==> flow/design.v <==
module distortion_correction #(
    parameter DATA_WIDTH = 16,
    parameter H_RES = 1280,
    parameter V_RES = 720
)(
    input clk,
    input rst_n,
    input [15:0] fx, fy,       
    input [15:0] cx, cy,       
    input [15:0] k1, k2, k3,   
    input valid_params,
    input [DATA_WIDTH-1:0] vin_data,
    input vin_de, vin_vs, vin_hs,
    input [9:0] pixel_x, pixel_y,
    output reg [DATA_WIDTH-1:0] vout_data,
    output reg vout_de, vout_vs, vout_hs,
    input [15:0] ram_rd_data,
    output reg [19:0] ram_rd_addr,
    output reg ram_rd_en
);
    localparam IDLE = 2'b00;
    localparam CALC = 2'b01;
    localparam WAIT = 2'b10;
    localparam OUT  = 2'b11;
    reg [1:0] state, next_state;
    reg signed [15:0] x_norm, y_norm;       
    reg signed [31:0] x2, y2, r2;           
    reg signed [31:0] r4, r6;               
    reg signed [31:0] distortion_factor;    
    reg signed [15:0] x_distorted, y_distorted;   
    reg [9:0] corrected_x, corrected_y;     
    reg [9:0] px_d1, py_d1, px_d2, py_d2;
    reg de_d1, vs_d1, hs_d1;
    reg de_d2, vs_d2, hs_d2;
    reg de_d3, vs_d3, hs_d3;
    reg [2:0] calc_cnt;
    always @(posedge clk or negedge rst_n) begin
        if (!rst_n) begin
            state <= IDLE;
        end else begin
            state <= next_state;
        end
    end
    always @(*) begin
        case (state)
            IDLE: next_state = (vin_de && valid_params) ? CALC : IDLE;
            CALC: next_state = (calc_cnt == 3'd4) ? WAIT : CALC;
            WAIT: next_state = OUT;
            OUT:  next_state = IDLE;
            default: next_state = IDLE;
        endcase
    end
    always @(posedge clk or negedge rst_n) begin
        if (!rst_n) begin
            calc_cnt <= 0;
            x_norm <= 0; y_norm <= 0;
            x2 <= 0; y2 <= 0; r2 <= 0;
            r4 <= 0; r6 <= 0;
            distortion_factor <= 0;
            x_distorted <= 0; y_distorted <= 0;
            corrected_x <= 0; corrected_y <= 0;
        end else begin
            case (state)
                IDLE: begin
                    calc_cnt <= 0;
                    if (vin_de && valid_params) begin
                        x_norm <= (pixel_x - cx);
                        y_norm <= (pixel_y - cy);
                    end
                end
                CALC: begin
                    calc_cnt <= calc_cnt + 1;
                    case (calc_cnt)
                        3'd0: begin
                            x2 <= x_norm * x_norm;
                            y2 <= y_norm * y_norm;
                        end
                        3'd1: begin
                            r2 <= x2 + y2;
                        end
                        3'd2: begin
                            r4 <= (r2 * r2) >> 16;   
                            r6 <= (r2 * r2 * r2) >> 24;
                        end
                        3'd3: begin
                            distortion_factor <= 32'h10000 + 
                                               ((k1 * r2) >> 8) + 
                                               ((k2 * r4) >> 8) + 
                                               ((k3 * r6) >> 8);
                        end
                        3'd4: begin
                            x_distorted <= (x_norm * distortion_factor) >> 16;
                            y_distorted <= (y_norm * distortion_factor) >> 16;
                        end
                    endcase
                end
                WAIT: begin
                    corrected_x <= cx + x_distorted;
                    corrected_y <= cy + y_distorted;
                end
                default: begin
                    calc_cnt <= 0;
                end
            endcase
        end
    end
    wire in_bounds = (corrected_x < H_RES) && (corrected_y < V_RES) && 
                    (corrected_x >= 0) && (corrected_y >= 0);
    always @(posedge clk or negedge rst_n) begin
        if (!rst_n) begin
            px_d1 <= 0; py_d1 <= 0; px_d2 <= 0; py_d2 <= 0;
            de_d1 <= 0; vs_d1 <= 0; hs_d1 <= 0;
            de_d2 <= 0; vs_d2 <= 0; hs_d2 <= 0;
            de_d3 <= 0; vs_d3 <= 0; hs_d3 <= 0;
            ram_rd_addr <= 0;
            ram_rd_en <= 0;
            vout_data <= 0;
            vout_de <= 0; vout_vs <= 0; vout_hs <= 0;
        end else begin
            px_d1 <= pixel_x; py_d1 <= pixel_y;
            px_d2 <= px_d1;   py_d2 <= py_d1;
            de_d1 <= vin_de; vs_d1 <= vin_vs; hs_d1 <= vin_hs;
            de_d2 <= de_d1;  vs_d2 <= vs_d1;  hs_d2 <= hs_d1;
            de_d3 <= de_d2;  vs_d3 <= vs_d2;  hs_d3 <= hs_d2;
            if (state == OUT) begin
                if (valid_params && de_d3 && in_bounds) begin
                    ram_rd_addr <= corrected_y * H_RES + corrected_x;
                    ram_rd_en <= 1'b1;
                end else begin
                    ram_rd_addr <= py_d2 * H_RES + px_d2;
                    ram_rd_en <= de_d3;
                end
            end else begin
                ram_rd_en <= 1'b0;
            end
            vout_data <= ram_rd_data;
            vout_de <= de_d3;
            vout_vs <= vs_d3;
            vout_hs <= hs_d3;
        end
    end
endmodule
# From RTL to reports: distortion_correction
# Tool output for the design above before and after an edit, in the order of the flow.
# Lines under "before" count in the file above, lines under "after" in the edited file.
# "change": "after" minus "before" as printed here. "change_rel_pct": 100 x difference / "before".
# Operators carry their Yosys type and port widths (W data, S select, Z words).
# Library cell names are shortened.
# A cell with - has no value.
dict set report setup {
  top {distortion_correction}
  clock {clk}
  cell_library {sky130hd}
  corner {tt_025C_1v80}
}

# The edit
# Unified diff, file above to edited file.
# The edit is scripted: it alters the design's behaviour and was not made to optimise anything.
# begin of diff
@@ -81,5 +81,5 @@
                         3'd2: begin
                             r4 <= (r2 * r2) >> 16;   
-                            r6 <= (r2 * r2 * r2) >> 24;
+                            r6 <= (r2 * r2 & r2) >> 24;
                         end
                         3'd3: begin
# end of diff

# After elaboration
# Source: Yosys, flattened and elaborated, memories not mapped. Widths are those after wreduce. Registers that Yosys merges into a memory's read port (data or address) are not register bits. Print and check cells do not count. Equal cells are merged and count once.
# element before after change change_rel_pct
set bits {}
lappend bits {output_inout_bits 40 40 0 0.00}
lappend bits {ff_bits 318 318 0 0.00}
lappend bits {input_bits 170 170 0 0.00}
lappend bits {elab_cells 87 87 0 0.00}
# element before after change change_rel_pct
set classes {}
lappend classes {compare 4 4 0 0.00}
lappend classes {mul 11 10 -1 -9.09}
lappend classes {eq_ne 7 7 0 0.00}
lappend classes {addsub 11 11 0 0.00}
lappend classes {n_mux 7 7 0 0.00}
lappend classes {logic 0 1 1 -}
lappend classes {reduce_logical 14 14 0 0.00}
# cell before after change change_rel_pct
set ops {}
lappend ops {{$mul A32 B32 Y32} 2 1 -1 -50.00}
lappend ops {{$and A32 B32 Y32} 0 1 1 -}
lappend ops {{$logic_and A1 B1 Y1} 6 6 0 0.00}
lappend ops {{$reduce_and A2 Y1} 6 6 0 0.00}
lappend ops {{$mul A16 B16 Y32} 3 3 0 0.00}
lappend ops {{$mux W1} 3 3 0 0.00}
lappend ops {{$add A10 B10 Y10} 2 2 0 0.00}
lappend ops {{$add A20 B10 Y20} 2 2 0 0.00}
lappend ops {{$eq A2 B2 Y1 const B} 2 2 0 0.00}
lappend ops {{$eq A3 B2 Y1 const B} 2 2 0 0.00}
lappend ops {{$ge A10 B1 Y1 const B} 2 2 0 0.00}
lappend ops {{$mul A10 B3 Y12 const B} 2 2 0 0.00}
lappend ops {{$mul A16 B32 Y26} 2 2 0 0.00}
lappend ops {{$sub A10 B16 Y16} 2 2 0 0.00}
lappend ops {{$add A17 B24 Y25 const A} 1 1 0 0.00}
lappend ops {{$add A25 B24 Y26} 1 1 0 0.00}
lappend ops {{$add A26 B16 Y27} 1 1 0 0.00}
lappend ops {{$add A3 B1 Y3 const B} 1 1 0 0.00}
lappend ops {{$add A32 B32 Y32} 1 1 0 0.00}
lappend ops {{$eq A2 B1 Y1 const B} 1 1 0 0.00}
lappend ops {{$eq A3 B1 Y1 const B} 1 1 0 0.00}
lappend ops {{$eq A3 B3 Y1 const B} 1 1 0 0.00}
lappend ops {{$logic_not A2 Y1} 1 1 0 0.00}
lappend ops {{$logic_not A3 Y1} 1 1 0 0.00}
lappend ops {{$lt A10 B10 Y1 const B} 1 1 0 0.00}
lappend ops {{$lt A10 B11 Y1 const B} 1 1 0 0.00}
lappend ops {{$mul A16 B32 Y32} 1 1 0 0.00}
lappend ops {{$mul A16 B8 Y24} 1 1 0 0.00}
# The list need not be complete.

# Depth
# Yosys ltp: most cells in a row. Word level: on the elaborated netlist, between registers, memories and ports. Mapped: between sequential cells and ports; inverters and the memories' decode and read muxes count.
# element before after change change_rel_pct
set depth {}
lappend depth {ltp_word 7 7 0 0.00}
lappend depth {abc_area 0 0 - -}
lappend depth {depth_mapped 66 36 -30 -45.45}
lappend depth {ltp_nobuf 64 34 -30 -46.88}

# After synthesis
# Yosys stat after the flow's synthesis: flattened, memories mapped to cells. It holds for the ABC_AREA given above (unset counts as 0); a run with the other value may have another netlist.
# element before after change change_rel_pct
set synth_totals {}
lappend synth_totals {seqArea_um2 7808.7 7808.7 0.0 0.00}
lappend synth_totals {mapped_area_um2 100422.6 87280.0 -13142.6 -13.09}
lappend synth_totals {cells 10930 9612 -1318 -12.06}
lappend synth_totals {ff_cells 312 312 0 0.00}
# type before after change change_rel_pct
set by_type {}
lappend by_type {fa_1 2270 1888 -382 -16.83}
lappend by_type {inv_1 2785 2422 -363 -13.03}
lappend by_type {nand2_1 1594 1322 -272 -17.06}
lappend by_type {ha_1 956 813 -143 -14.96}
lappend by_type {xnor2_1 342 236 -106 -30.99}
lappend by_type {and2_1 877 782 -95 -10.83}
lappend by_type {clkbuf_1 467 392 -75 -16.06}
lappend by_type {nand3_1 24 58 34 141.67}
lappend by_type {mux2_2 58 27 -31 -53.45}
lappend by_type {nor3_1 30 60 30 100.00}
lappend by_type {o21ai_1 8 35 27 337.50}
lappend by_type {nand2b_1 85 60 -25 -29.41}
lappend by_type {a21o_1 101 78 -23 -22.77}
lappend by_type {o21bai_1 53 31 -22 -41.51}
lappend by_type {a211oi_1 8 24 16 200.00}
lappend by_type {o21a_1 27 42 15 55.56}
lappend by_type {nand4_1 4 16 12 300.00}
lappend by_type {o2111ai_1 1 13 12 1200.00}
# The list need not be complete.

# Path before layout
# Path of least setup slack by OpenSTA after synthesis, without wires, with an ideal clock, recovery checks aside; 20% of the period is set as input and as output delay. Where synthesis merged equal registers, the netlist keeps one of their names.
# element before after change change_rel_pct
set synth_timing {}
lappend synth_timing {path_type {register -> register} {input -> register} - -}
lappend synth_timing {startpoint {register r2[3]} {input k1[2]} - -}
lappend synth_timing {endpoint {register r6[7]} {register distortion_factor[24]} - -}
lappend synth_timing {setup_time_ps 130 131 1 -}
lappend synth_timing {tclk_ps 20000 20000 0 0.00}
lappend synth_timing {path_buffers 3 2 -1 -33.33}
lappend synth_timing {arrival_time_ps 14450 11856 -2594 -17.95}
lappend synth_timing {path_stages 60 33 -27 -45.00}
lappend synth_timing {t_required_ps 19870 19869 -1 -0.01}
lappend synth_timing {slack_ps 5420 8012 2592 -}
lappend synth_timing {launch_ps 0 4000 4000 -}
lappend synth_timing {path_delay_ps 14580 7987 -6593 -45.22}
lappend synth_timing {input_delay_ps - 4000 - -}
lappend synth_timing {synth_period_reached_ps 14580 11988 -2592 -17.78}
# "path_delay_ps" = arrival - input delay + setup time.
# "path_stages": output pins that drive a net of the path, with the launching flip-flop's if there is one; two outputs of one cell count as two.
# "synth_period_reached_ps" = period - worst setup slack (recovery checks aside). The figure is calculated, with input and output delays left at 20% of the set period.
# The rows between start and end are the longest chain of elaborated cells between them; the timing report does not say that the signal goes this way. Where chains are equally long, one stands for them.
# Each line given opens the expression or statement behind the cell; cells for indexed reads and writes are added by Yosys, which also makes memories of some case tables.
dict set report synth_between_before {
  cell_sequence {dfrtp_1 clkbuf_1 clkbuf_1 clkbuf_1 nand2_1 fa_1 inv_1 fa_1 inv_1 fa_1 inv_1 fa_1 ha_1 ha_1 inv_1 fa_1 fa_1 inv_1 [... 24 more ...] xnor2_1 xnor2_1 xnor2_1 xnor2_1 xnor2_1 xnor2_1 xnor2_1 xnor2_1 xnor2_1 xnor3_1 xnor3_1 xnor2_1 xnor2_1 xnor2_1 xnor2_1 xnor3_1 xnor2_1 o21ai_1}
  elab_chain_len 2
  cells_between 2
  cone_classes {mul (2)}
}
# element line
set synth_rtl_before {}
lappend synth_rtl_before {{from (decl)} 27} ;# reg signed [31:0] x2, y2, r2;
lappend synth_rtl_before {{from (assign)} 57} ;# x2 <= 0; y2 <= 0; r2 <= 0;
lappend synth_rtl_before {{from (assign)} 79} ;# r2 <= x2 + y2;
lappend synth_rtl_before {{$mul A32 B32 Y32 (2 in a row)} 83} ;# r6 <= (r2 * r2 * r2) >> 24;
lappend synth_rtl_before {{to (assign)} 58} ;# r4 <= 0; r6 <= 0;
lappend synth_rtl_before {{to (assign)} 83}
dict set report synth_between_after {
  cell_sequence {clkbuf_1 clkbuf_1 nand2_1 fa_1 fa_1 fa_1 inv_1 fa_1 fa_1 inv_1 fa_1 inv_1 ha_1 a21o_1 a21oi_1 nor4b_1 a31oi_1 and2_1 o21a_1 o21a_1 o21a_1 nor2_1 fa_1 ha_1 and3_1 a211oi_1 and3_1 or4_1 a31oi_1 nor2_1 o21bai_1 xnor2_1 o21ai_1}
  elab_chain_len 4
  cells_between 4
  lines_between 2
  cone_classes {add/sub (3); mul (1)}
}
# element line
set synth_rtl_after {}
lappend synth_rtl_after {{from (decl)} 10} ;# input [15:0] k1, k2, k3,
lappend synth_rtl_after {{$mul A16 B32 Y32} 87} ;# ((k1 * r2) >> 8) +
lappend synth_rtl_after {{$add A17 B24 Y25} 86} ;# distortion_factor <= 32'h10000 +
lappend synth_rtl_after {{$add A25 B24 Y26} 86}
lappend synth_rtl_after {{$add A26 B16 Y27} 86}
lappend synth_rtl_after {{to (assign)} 59} ;# distortion_factor <= 0;
lappend synth_rtl_after {{to (assign)} 86}
lappend synth_rtl_after {{to (decl)} 29} ;# reg signed [31:0] distortion_factor;

# Timing after layout
# Path of least setup slack in the final report of each run of pair A (OpenROAD, finished layout, wires in). Where an end is a register, its clock arrival counts in the times.
# The path's times are printed in steps of 10 ps; the period is the one set.
# element before after change change_rel_pct
set layout_timing {}
lappend layout_timing {path_type {register -> register} {input -> register} - -}
lappend layout_timing {startpoint {register r2[3]} {input k1[12]} - -}
lappend layout_timing {endpoint {register r6[7]} {register distortion_factor[24]} - -}
lappend layout_timing {setup_time_ps 130 130 0 -}
lappend layout_timing {t_required_ps 20500 20460 -40 -0.20}
lappend layout_timing {slack_ps 3290 6860 3570 -}
lappend layout_timing {path_buffers 1 1 0 0.00}
lappend layout_timing {path_stages 54 32 -22 -40.74}
lappend layout_timing {input_delay_ps - 4000 - -}
lappend layout_timing {arrival_time_ps 17210 13600 -3610 -20.98}
lappend layout_timing {launch_ps 610 4000 3390 555.74}
lappend layout_timing {tclk_ps 20000 20000 0 0.00}
# The rows between start and end are the longest chain of elaborated cells between them; the timing report does not say that the signal goes this way. Where chains are equally long, one stands for them.
dict set report layout_between_before {
  cell_sequence {dfrtp_2 buf_4 nand2_1 fa_1 inv_1 fa_1 fa_1 inv_1 fa_1 fa_1 inv_1 fa_1 inv_1 fa_1 fa_1 inv_1 ha_1 inv_1 [... 18 more ...] xnor2_1 xnor2_1 xnor2_1 xnor2_1 xnor2_1 xnor2_1 xnor2_1 xnor2_1 xnor2_1 xnor3_1 xnor3_1 xnor2_1 xnor2_1 xnor2_1 xnor2_1 xnor3_1 xnor2_1 o21ai_1}
  elab_chain_len 2
  cells_between 2
  cone_classes {mul (2)}
}
# element line
set layout_rtl_before {}
lappend layout_rtl_before {{from (decl)} 27} ;# reg signed [31:0] x2, y2, r2;
lappend layout_rtl_before {{from (assign)} 57} ;# x2 <= 0; y2 <= 0; r2 <= 0;
lappend layout_rtl_before {{from (assign)} 79} ;# r2 <= x2 + y2;
lappend layout_rtl_before {{$mul A32 B32 Y32 (2 in a row)} 83} ;# r6 <= (r2 * r2 * r2) >> 24;
lappend layout_rtl_before {{to (assign)} 58} ;# r4 <= 0; r6 <= 0;
lappend layout_rtl_before {{to (assign)} 83}
dict set report layout_between_after {
  cell_sequence {clkdlybuf4s50_1 and2_1 fa_1 inv_1 fa_1 inv_1 fa_1 fa_1 fa_1 inv_1 fa_1 inv_1 ha_1 a21oi_1 nor4b_1 a31oi_1 and2_1 o21a_1 o21a_1 o21a_1 nor2_1 fa_1 ha_1 and3_1 a211oi_1 and3_1 or4_1 a31oi_1 nor2_1 o21bai_1 xnor2_1 o21ai_1}
  elab_chain_len 4
  cells_between 4
  lines_between 2
  cone_classes {add/sub (3); mul (1)}
}
# element line
set layout_rtl_after {}
lappend layout_rtl_after {{from (decl)} 10} ;# input [15:0] k1, k2, k3,
lappend layout_rtl_after {{$mul A16 B32 Y32} 87} ;# ((k1 * r2) >> 8) +
lappend layout_rtl_after {{$add A17 B24 Y25} 86} ;# distortion_factor <= 32'h10000 +
lappend layout_rtl_after {{$add A25 B24 Y26} 86}
lappend layout_rtl_after {{$add A26 B16 Y27} 86}
lappend layout_rtl_after {{to (assign)} 59} ;# distortion_factor <= 0;
lappend layout_rtl_after {{to (assign)} 86}
lappend layout_rtl_after {{to (decl)} 29} ;# reg signed [31:0] distortion_factor;

# Flow runs
# Runs of the flow (Yosys, OpenROAD) on both versions; the two runs of a pair have the same settings. The constraints put input and output delay at 20% of the set period each and load the outputs with 0.01 pF.
dict set report flow_settings_pair_A {
  CORE_UTILIZATION 40
  period_ns 20.0
  CAP_MARGIN 20
  CORE_MARGIN 2
  SLEW_MARGIN 20
}
# element before after change change_rel_pct
set measured_pair_A {}
lappend measured_pair_A {achieved_clock_period_ps 16708 13141 -3567 -21.35}
lappend measured_pair_A {final_util_frac 0.43 0.43 0.00 -}
lappend measured_pair_A {worstSetupSlack_ps 3292 6859 3567 -}
lappend measured_pair_A {timing.hold.ws_ps 344 346 2 -}
lappend measured_pair_A {final_stdcell_area_um2 107003.0 93194.4 -13808.6 -12.90}
lappend measured_pair_A {die_um2 255081.0 221954.0 -33127.0 -12.99}
lappend measured_pair_A {final_setup_tns_ps 0 0 0 -}
lappend measured_pair_A {ys_area_um2 100422.6 87280.0 -13142.6 -13.09}
dict set report flow_settings_pair_B {
  CELL_PAD_IN_SITES_DETAIL_PLACEMENT 0
  CORE_ASPECT_RATIO 0.62
  CORE_UTILIZATION 23
  CTS_CLUSTER_DIAMETER 327
  MAX_ROUTING_LAYER {met4}
  PLACE_DENSITY_LB_ADDON 0.21
  SETUP_SLACK_MARGIN 4.05
  period_ns 26.0
  CAP_MARGIN 20
  CORE_MARGIN 2
  SLEW_MARGIN 20
}
# element before after change change_rel_pct
set measured_pair_B {}
lappend measured_pair_B {achieved_clock_period_ps 17208 14375 -2833 -16.46}
lappend measured_pair_B {final_util_frac 0.254 0.254 0.000 -}
lappend measured_pair_B {worstSetupSlack_ps 8792 11625 2833 -}
lappend measured_pair_B {timing.hold.ws_ps 347 332 -15 -}
lappend measured_pair_B {final_stdcell_area_um2 110446.0 96202.3 -14243.7 -12.90}
lappend measured_pair_B {die_um2 442071.0 384566.0 -57505.0 -13.01}
lappend measured_pair_B {final_setup_tns_ps 0 0 0 -}
lappend measured_pair_B {ys_area_um2 100422.6 87280.0 -13142.6 -13.09}
# "achieved_clock_period_ps" means the clock period less the worst setup slack. The figure is calculated, with input and output delays left at 20% of the set period.
